==> flow/design.v <==
`timescale 1ns / 1ps
module TNS_dec_33(
    input wire clk,
    input wire rst_n,
    input wire [32:0] codein,
    output reg [30 - 1 : 0] dataout
    );
    wire [30 - 1 : 0] dataout_wire;
    assign dataout_wire = (codein[32]*847425747) + (codein[31]*564950498) + (codein[30]*282475249) + 
                    (codein[29]*121060821) + (codein[28]*80707214) + (codein[27]*40353607) + 
                    (codein[26]*17294403) + (codein[25]*11529602) + (codein[24]*5764801) + 
                    (codein[23]*2470629) + (codein[22]*1647086) + (codein[21]*823543) + 
                    (codein[20]*352947) + (codein[19]*235298) + (codein[18]*117649) + (codein[17]*50421) + (codein[16]*33614) + 
                    (codein[15]*16807) + (codein[14]*7203) + (codein[13]*4802) + (codein[12]*2401) + (codein[11]*1029) +
                    (codein[10]*686) + (codein[9]*343) + (codein[8]*147) + (codein[7]*98) + (codein[6]*49) +
                    (codein[5]*21) + (codein[4]*14) + (codein[3]*7) + (codein[2]*3) + (codein[1]*2) +
                    (codein[0]*1);
    always @(posedge clk or negedge rst_n) begin
        if (~rst_n) begin
            dataout <= 0;
        end
        else begin
            dataout <= dataout_wire;
        end
    end
endmodule
; Reports on TNS_dec_33
; Module TNS_dec_33 before and after one edit of its RTL, step after step.
; Lines under "orig" count in the file above, lines under "edited" in the edited file.
; "diff" is "edited" less "orig", of the values as shown; "rel_change_pct" is that difference over "orig", in percent.
; Operators: Yosys type, input widths -> output width; for muxes data width and select width s.
; A cell with n/a has no value.
[design]
top = TNS_dec_33
clock = clk
cell_library = sky130hd
corner = tt_025C_1v80

; The edit
; The edit as a unified diff against the file above.
; This change comes from a script, not from a designer. The edited design behaves differently; no optimisation was intended.
; begin of diff
@@ -3,7 +3,9 @@
     input wire clk,
     input wire rst_n,
-    input wire [32:0] codein,
+    input wire [32:0] codein_ext,
     output reg [30 - 1 : 0] dataout
     );
+    reg [32:0] codein;
+    always @(posedge clk) codein <= codein_ext;
     wire [30 - 1 : 0] dataout_wire;
     assign dataout_wire = (codein[32]*847425747) + (codein[31]*564950498) + (codein[30]*282475249) + 
; end of diff

; After elaboration
; Source: Yosys, flattened and elaborated, memories not mapped. Widths are those after wreduce; folded enables and synchronous resets count as part of the registers. Registers that Yosys merges into a memory's read port (data or address) are not register bits. Print and check cells do not count. Equal cells are merged and count once.
[bits]
columns = element, orig, edited, diff, rel_change_pct
row1 = register_bits, 30, 63, 33, 110.00
row2 = latchBits, 0, 0, 0, n/a
row3 = ramBits, 0, 0, 0, n/a
row4 = romBits, 0, 0, 0, n/a
row5 = clocked_rd_ports_x_width, 0, 0, 0, n/a
row6 = mem_count, 0, 0, 0, n/a
row7 = input_bits, 35, 35, 0, 0.00
row8 = output_inout_bits, 30, 30, 0, 0.00
row9 = wordCells, 64, 65, 1, 1.56
[op_classes]
columns = element, orig, edited, diff, rel_change_pct
row1 = add_sub_neg, 32, 32, 0, 0.00
row2 = mul, 31, 31, 0, 0.00
row3 = n_div, 0, 0, 0, n/a
row4 = cmp, 0, 0, 0, n/a
row5 = eq_ne, 0, 0, 0, n/a
row6 = shift, 0, 0, 0, n/a
row7 = mux, 0, 0, 0, n/a
row8 = bitwise, 0, 0, 0, n/a
row9 = reduce_logical, 0, 0, 0, n/a
; Unchanged operator kinds not shown: 50.

; Depth
; Depth = most cells in a row (Yosys ltp): at word level without a register or memory, in the mapped netlist without a sequential cell, where the memories' decode and read muxes count.
[logic_depth]
columns = element, orig, edited, diff, rel_change_pct
row1 = word_depth, 33, 33, 0, 0.00
row2 = abc_area, 1, 1, n/a, n/a
row3 = mapped_depth, 27, 27, 0, 0.00
row4 = mapped_depth_nobuf, 27, 27, 0, 0.00

; Mapped cells and area
; Source: synth_stat.txt of the flow (Yosys; design flattened, memories mapped). It holds for the ABC_AREA given above (unset counts as 0); a run with the other value may have another netlist.
[by_type]
columns = cell, orig, edited, diff, rel_change_pct
row1 = sky130_fd_sc_hd__dfxtp_1, 0, 33, 33, n/a
row2 = sky130_fd_sc_hd__nand2_1, 166, 172, 6, 3.61
row3 = sky130_fd_sc_hd__nand2_2, 9, 3, -6, -66.67
row4 = sky130_fd_sc_hd__nor2_1, 23, 26, 3, 13.04
row5 = sky130_fd_sc_hd__nand3_1, 28, 30, 2, 7.14
row6 = sky130_fd_sc_hd__nor2_2, 10, 8, -2, -20.00
row7 = sky130_fd_sc_hd__nand3_2, 3, 1, -2, -66.67
row8 = sky130_fd_sc_hd__inv_1, 406, 407, 1, 0.25
row9 = sky130_fd_sc_hd__a21oi_1, 18, 19, 1, 5.56
row10 = sky130_fd_sc_hd__o21bai_1, 5, 4, -1, -20.00
row11 = sky130_fd_sc_hd__and3_1, 2, 1, -1, -50.00
row12 = sky130_fd_sc_hd__nor2_4, 1, 0, -1, -100.00
row13 = sky130_fd_sc_hd__nor3_1, 1, 0, -1, -100.00
row14 = sky130_fd_sc_hd__a21o_1, 0, 1, 1, n/a
row15 = sky130_fd_sc_hd__nor3_2, 0, 1, 1, n/a
; Unchanged cell types not shown: 10.
[synth_totals]
columns = element, orig, edited, diff, rel_change_pct
row1 = stdcells, 1137, 1171, 34, 2.99
row2 = synth_area_um2, 10161.0, 10791.6, 630.6, 6.21
row3 = seqArea_um2, 750.7, 1411.4, 660.7, 88.01
row4 = ff_cells, 30, 63, 33, 110.00
row5 = buf_cells, 0, 0, 0, n/a

; Timing after synthesis
; Path of least setup slack by OpenSTA after synthesis, without wires, with an ideal clock, recovery checks aside; 20% of the period is set as input and as output delay. Where synthesis merged equal registers, the netlist keeps one of their names.
[synth_timing]
columns = element, orig, edited, diff, rel_change_pct
row1 = path_type, input-to-reg, reg-to-reg, n/a, n/a
row2 = startpoint, input codein[27], register codein[22], n/a, n/a
row3 = endpoint, register dataout[17], register dataout[17], n/a, n/a
row4 = tclk_ps, 12000, 12000, 0, 0.00
row5 = in_delay_ps, 2400, n/a, n/a, n/a
row6 = setup_time_ps, 117, 117, 0, n/a
row7 = t_first_pin_ps, 2400, 0, -2400, -100.00
row8 = t_arrival_ps, 7600, 5658, -1942, -25.55
row9 = required_time_ps, 11883, 11883, 0, 0.00
row10 = setup_slack_ps, 4284, 6225, 1941, n/a
row11 = delay_ps, 5317, 5775, 458, 8.61
row12 = path_stages, 23, 27, 4, 17.39
row13 = n_path_buf, 0, 0, 0, n/a
row14 = period_less_setup_slack_ps, 7716, 5775, -1941, -25.16
; "delay_ps" = arrival - input delay + setup time.
; "path_stages": output pins that drive a net of the path, with the launching flip-flop's if there is one; two outputs of one cell count as two.
; "period_less_setup_slack_ps" is the clock period less the worst setup slack; recovery checks do not enter. This is arithmetic on one report: input and output delays are still those of the set period (20% each).
; Between the ends stands the longest chain of elaborated cells between them, by number of cells; it is not shown to be the way that was timed. Of several equally long chains one is given.
; A line is the first line of the expression or statement that the cell stems from. Yosys adds cells for indexed reads and writes and turns some case tables into memories.
[synth_between_orig]
cell_sequence = sky130_fd_sc_hd__fa_1 sky130_fd_sc_hd__inv_1 sky130_fd_sc_hd__fa_1 sky130_fd_sc_hd__fa_1 sky130_fd_sc_hd__inv_1 sky130_fd_sc_hd__fa_1 sky130_fd_sc_hd__fa_1 sky130_fd_sc_hd__fa_1 sky130_fd_sc_hd__inv_1 sky130_fd_sc_hd__fa_1 sky130_fd_sc_hd__inv_1 sky130_fd_sc_hd__fa_1 sky130_fd_sc_hd__ha_1 sky130_fd_sc_hd__inv_1 sky130_fd_sc_hd__fa_1 sky130_fd_sc_hd__inv_1 sky130_fd_sc_hd__nand3_1 sky130_fd_sc_hd__nand3_2 sky130_fd_sc_hd__nand2_1 sky130_fd_sc_hd__nand2_2 sky130_fd_sc_hd__nand3_1 sky130_fd_sc_hd__nand3_1 sky130_fd_sc_hd__nand2_1
elab_chain_len = 29
cone_cells = 29
lines_between = 2
cone_classes = 28 x add/sub; 1 x mul
[synth_lines_orig]
columns = element, line_no
row1 = "start, declared", 5  ; input wire [32:0] codein,
row2 = $mul 1x26->27, 10  ; (codein[29]*121060821) + (codein[28]*80707214) + (codein[27]*40353607) +
row3 = $add 30x27->30, 9  ; assign dataout_wire = (codein[32]*847425747) + (codein[31]*564950498) + (codein[30]*282475249) +
row4 = $add 30x26->30, 9
row5 = $add 30x25->30, 9
row6 = $add 30x24->30, 9
row7 = $add 30x23->30, 9
row8 = $add 30x22->30, 9
row9 = [15 not listed], n/a
row10 = $add 30x7->30, 9
row11 = $add 30x6->30, 9
row12 = $add 30x5->30, 9
row13 = $add 30x4->30, 9
row14 = $add 30x3->30, 9
row15 = $add 30x2->30, 9
row16 = $add 30x1->30, 9
row17 = "end, assigned", 20  ; dataout <= 0;
row18 = "end, assigned", 23  ; dataout <= dataout_wire;
row19 = "end, declared", 6  ; output reg [30 - 1 : 0] dataout
[synth_between_edited]
cell_sequence = sky130_fd_sc_hd__dfxtp_1 sky130_fd_sc_hd__inv_1 sky130_fd_sc_hd__ha_1 sky130_fd_sc_hd__inv_1 sky130_fd_sc_hd__fa_1 sky130_fd_sc_hd__inv_1 sky130_fd_sc_hd__fa_1 sky130_fd_sc_hd__inv_1 sky130_fd_sc_hd__fa_1 sky130_fd_sc_hd__inv_1 sky130_fd_sc_hd__fa_1 sky130_fd_sc_hd__fa_1 sky130_fd_sc_hd__inv_1 sky130_fd_sc_hd__fa_1 sky130_fd_sc_hd__inv_1 sky130_fd_sc_hd__fa_1 sky130_fd_sc_hd__ha_1 sky130_fd_sc_hd__inv_1 sky130_fd_sc_hd__fa_1 sky130_fd_sc_hd__inv_1 sky130_fd_sc_hd__nand3_1 sky130_fd_sc_hd__nand3_1 sky130_fd_sc_hd__nand2_1 sky130_fd_sc_hd__nand2_1 sky130_fd_sc_hd__nand3_1 sky130_fd_sc_hd__nand3_1 sky130_fd_sc_hd__nand2_1
elab_chain_len = 24
cone_cells = 24
lines_between = 2
cone_classes = 23 x add/sub; 1 x mul
[synth_lines_edited]
columns = element, line_no
row1 = "start, declared", 8  ; reg [32:0] codein;
row2 = "start, assigned", 9  ; always @(posedge clk) codein <= codein_ext;
row3 = $mul 1x20->21, 14  ; (codein[23]*2470629) + (codein[22]*1647086) + (codein[21]*823543) +
row4 = $add 30x22->30, 11  ; assign dataout_wire = (codein[32]*847425747) + (codein[31]*564950498) + (codein[30]*282475249) +
row5 = $add 30x21->30, 11
row6 = $add 30x20->30, 11
row7 = $add 30x19->30, 11
row8 = $add 30x18->30, 11
row9 = $add 30x17->30 x2, 11
row10 = [9 not listed], n/a
row11 = $add 30x7->30, 11
row12 = $add 30x6->30, 11
row13 = $add 30x5->30, 11
row14 = $add 30x4->30, 11
row15 = $add 30x3->30, 11
row16 = $add 30x2->30, 11
row17 = $add 30x1->30, 11
row18 = "end, assigned", 22  ; dataout <= 0;
row19 = "end, assigned", 25  ; dataout <= dataout_wire;
row20 = "end, declared", 6  ; output reg [30 - 1 : 0] dataout

; Timing after layout
; Path of least setup slack in the final report of each run of set A (OpenROAD, finished layout, wires in). Where an end is a register, its clock arrival counts in the times.
; The report prints the path's times to 10 ps; the period is as set.
[layout_timing]
columns = element, orig, edited, diff, rel_change_pct
row1 = path_type, input-to-reg, reg-to-reg, n/a, n/a
row2 = startpoint, input codein[27], register codein[17], n/a, n/a
row3 = endpoint, register dataout[17], register dataout[25], n/a, n/a
row4 = tclk_ps, 8800, 8800, 0, 0.00
row5 = in_delay_ps, 1760, n/a, n/a, n/a
row6 = setup_time_ps, 110, 100, -10, n/a
row7 = t_first_pin_ps, 1760, 340, -1420, -80.68
row8 = t_arrival_ps, 8140, 6790, -1350, -16.58
row9 = required_time_ps, 8970, 9050, 80, 0.89
row10 = setup_slack_ps, 830, 2260, 1430, n/a
row11 = path_stages, 24, 24, 0, 0.00
row12 = n_path_buf, 1, 0, -1, -100.00
; Between the ends stands the longest chain of elaborated cells between them, by number of cells; it is not shown to be the way that was timed. Of several equally long chains one is given.
[layout_between_orig]
cell_sequence = sky130_fd_sc_hd__clkdlybuf4s50_1 sky130_fd_sc_hd__fa_1 sky130_fd_sc_hd__inv_1 sky130_fd_sc_hd__fa_1 sky130_fd_sc_hd__fa_1 sky130_fd_sc_hd__inv_1 sky130_fd_sc_hd__fa_1 sky130_fd_sc_hd__fa_1 sky130_fd_sc_hd__fa_1 sky130_fd_sc_hd__inv_1 sky130_fd_sc_hd__fa_1 sky130_fd_sc_hd__inv_1 sky130_fd_sc_hd__fa_1 sky130_fd_sc_hd__ha_1 sky130_fd_sc_hd__inv_1 sky130_fd_sc_hd__fa_1 sky130_fd_sc_hd__inv_1 sky130_fd_sc_hd__nand3_1 sky130_fd_sc_hd__nand3_2 sky130_fd_sc_hd__nand2_1 sky130_fd_sc_hd__nand2_2 sky130_fd_sc_hd__nand3_1 sky130_fd_sc_hd__nand3_1 sky130_fd_sc_hd__nand2_1
elab_chain_len = 29
cone_cells = 29
lines_between = 2
cone_classes = 28 x add/sub; 1 x mul
[layout_lines_orig]
columns = element, line_no
row1 = "start, declared", 5  ; input wire [32:0] codein,
row2 = $mul 1x26->27, 10  ; (codein[29]*121060821) + (codein[28]*80707214) + (codein[27]*40353607) +
row3 = $add 30x27->30, 9  ; assign dataout_wire = (codein[32]*847425747) + (codein[31]*564950498) + (codein[30]*282475249) +
row4 = $add 30x26->30, 9
row5 = $add 30x25->30, 9
row6 = $add 30x24->30, 9
row7 = $add 30x23->30, 9
row8 = $add 30x22->30, 9
row9 = [15 not listed], n/a
row10 = $add 30x7->30, 9
row11 = $add 30x6->30, 9
row12 = $add 30x5->30, 9
row13 = $add 30x4->30, 9
row14 = $add 30x3->30, 9
row15 = $add 30x2->30, 9
row16 = $add 30x1->30, 9
row17 = "end, assigned", 20  ; dataout <= 0;
row18 = "end, assigned", 23  ; dataout <= dataout_wire;
row19 = "end, declared", 6  ; output reg [30 - 1 : 0] dataout
[layout_between_edited]
cell_sequence = sky130_fd_sc_hd__dfxtp_1 sky130_fd_sc_hd__inv_1 sky130_fd_sc_hd__fa_1 sky130_fd_sc_hd__fa_1 sky130_fd_sc_hd__inv_1 sky130_fd_sc_hd__fa_1 sky130_fd_sc_hd__fa_1 sky130_fd_sc_hd__fa_1 sky130_fd_sc_hd__fa_1 sky130_fd_sc_hd__inv_1 sky130_fd_sc_hd__fa_1 sky130_fd_sc_hd__inv_1 sky130_fd_sc_hd__fa_1 sky130_fd_sc_hd__ha_1 sky130_fd_sc_hd__inv_1 sky130_fd_sc_hd__fa_1 sky130_fd_sc_hd__inv_1 sky130_fd_sc_hd__nand3_1 sky130_fd_sc_hd__nand3_1 sky130_fd_sc_hd__nand2_1 sky130_fd_sc_hd__nand2_1 sky130_fd_sc_hd__nand2_1 sky130_fd_sc_hd__nand4_1 sky130_fd_sc_hd__nand2_1
elab_chain_len = 19
cone_cells = 19
lines_between = 2
cone_classes = 18 x add/sub; 1 x mul
[layout_lines_edited]
columns = element, line_no
row1 = "start, declared", 8  ; reg [32:0] codein;
row2 = "start, assigned", 9  ; always @(posedge clk) codein <= codein_ext;
row3 = $mul 1x16->17, 15  ; (codein[20]*352947) + (codein[19]*235298) + (codein[18]*117649) + (codein[17]*50421) + (codein[16]*33614) +
row4 = $add 30x17->30 x2, 11  ; assign dataout_wire = (codein[32]*847425747) + (codein[31]*564950498) + (codein[30]*282475249) +
row5 = $add 30x16->30, 11
row6 = $add 30x14->30 x2, 11
row7 = $add 30x13->30, 11
row8 = $add 30x12->30, 11
row9 = $add 30x11->30, 11
row10 = [3 not listed], n/a
row11 = $add 30x7->30, 11
row12 = $add 30x6->30, 11
row13 = $add 30x5->30, 11
row14 = $add 30x4->30, 11
row15 = $add 30x3->30, 11
row16 = $add 30x2->30, 11
row17 = $add 30x1->30, 11
row18 = "end, assigned", 22  ; dataout <= 0;
row19 = "end, assigned", 25  ; dataout <= dataout_wire;
row20 = "end, declared", 6  ; output reg [30 - 1 : 0] dataout

; Measured runs
; Both versions went through the flow (Yosys, OpenROAD) with the same settings in each pair. Constraints: input delay and output delay 20% of the set period each, output load 0.01 pF.
[settings_set_A]
ABC_AREA = 1
period_ns = 8.8
CAP_MARGIN = 20
CORE_MARGIN = 2
CORE_UTILIZATION = 40
SLEW_MARGIN = 20
[measured_set_A]
columns = element, orig, edited, diff, rel_change_pct
row1 = ys_area_um2, 10161.0, 10791.6, 630.6, 6.21
row2 = final_die_area_um2, 26693.0, 28308.1, 1615.1, 6.05
row3 = post_route_stdcell_area_um2, 11422.2, 12228.0, 805.8, 7.05
row4 = finish.utilization_pct, 45.6, 45.8, 0.2, n/a
row5 = final_setup_ws_ps, 825, 2257, 1432, n/a
row6 = tns_ps, 0, 0, 0, n/a
row7 = achieved_period_ps, 7975, 6543, -1432, -17.96
[settings_set_B]
ABC_AREA = 1
CORE_MARGIN = 5
CORE_UTILIZATION = 16
CTS_CLUSTER_SIZE = 69
SETUP_SLACK_MARGIN = 3.5
SLEW_MARGIN = 40
period_ns = 12.2
CAP_MARGIN = 20
[measured_set_B]
columns = element, orig, edited, diff, rel_change_pct
row1 = ys_area_um2, 10161.0, 10791.6, 630.6, 6.21
row2 = final_die_area_um2, 68646.6, 72740.8, 4094.2, 5.96
row3 = post_route_stdcell_area_um2, 12087.8, 12878.6, 790.8, 6.54
row4 = finish.utilization_pct, 19.2, 19.2, 0.0, n/a
row5 = final_setup_ws_ps, 3767, 5782, 2015, n/a
row6 = tns_ps, 0, 0, 0, n/a
row7 = achieved_period_ps, 8433, 6418, -2015, -23.89
; "achieved_period_ps" = clock period - worst setup slack. The figure is calculated, with input and output delays left at 20% of the set period.
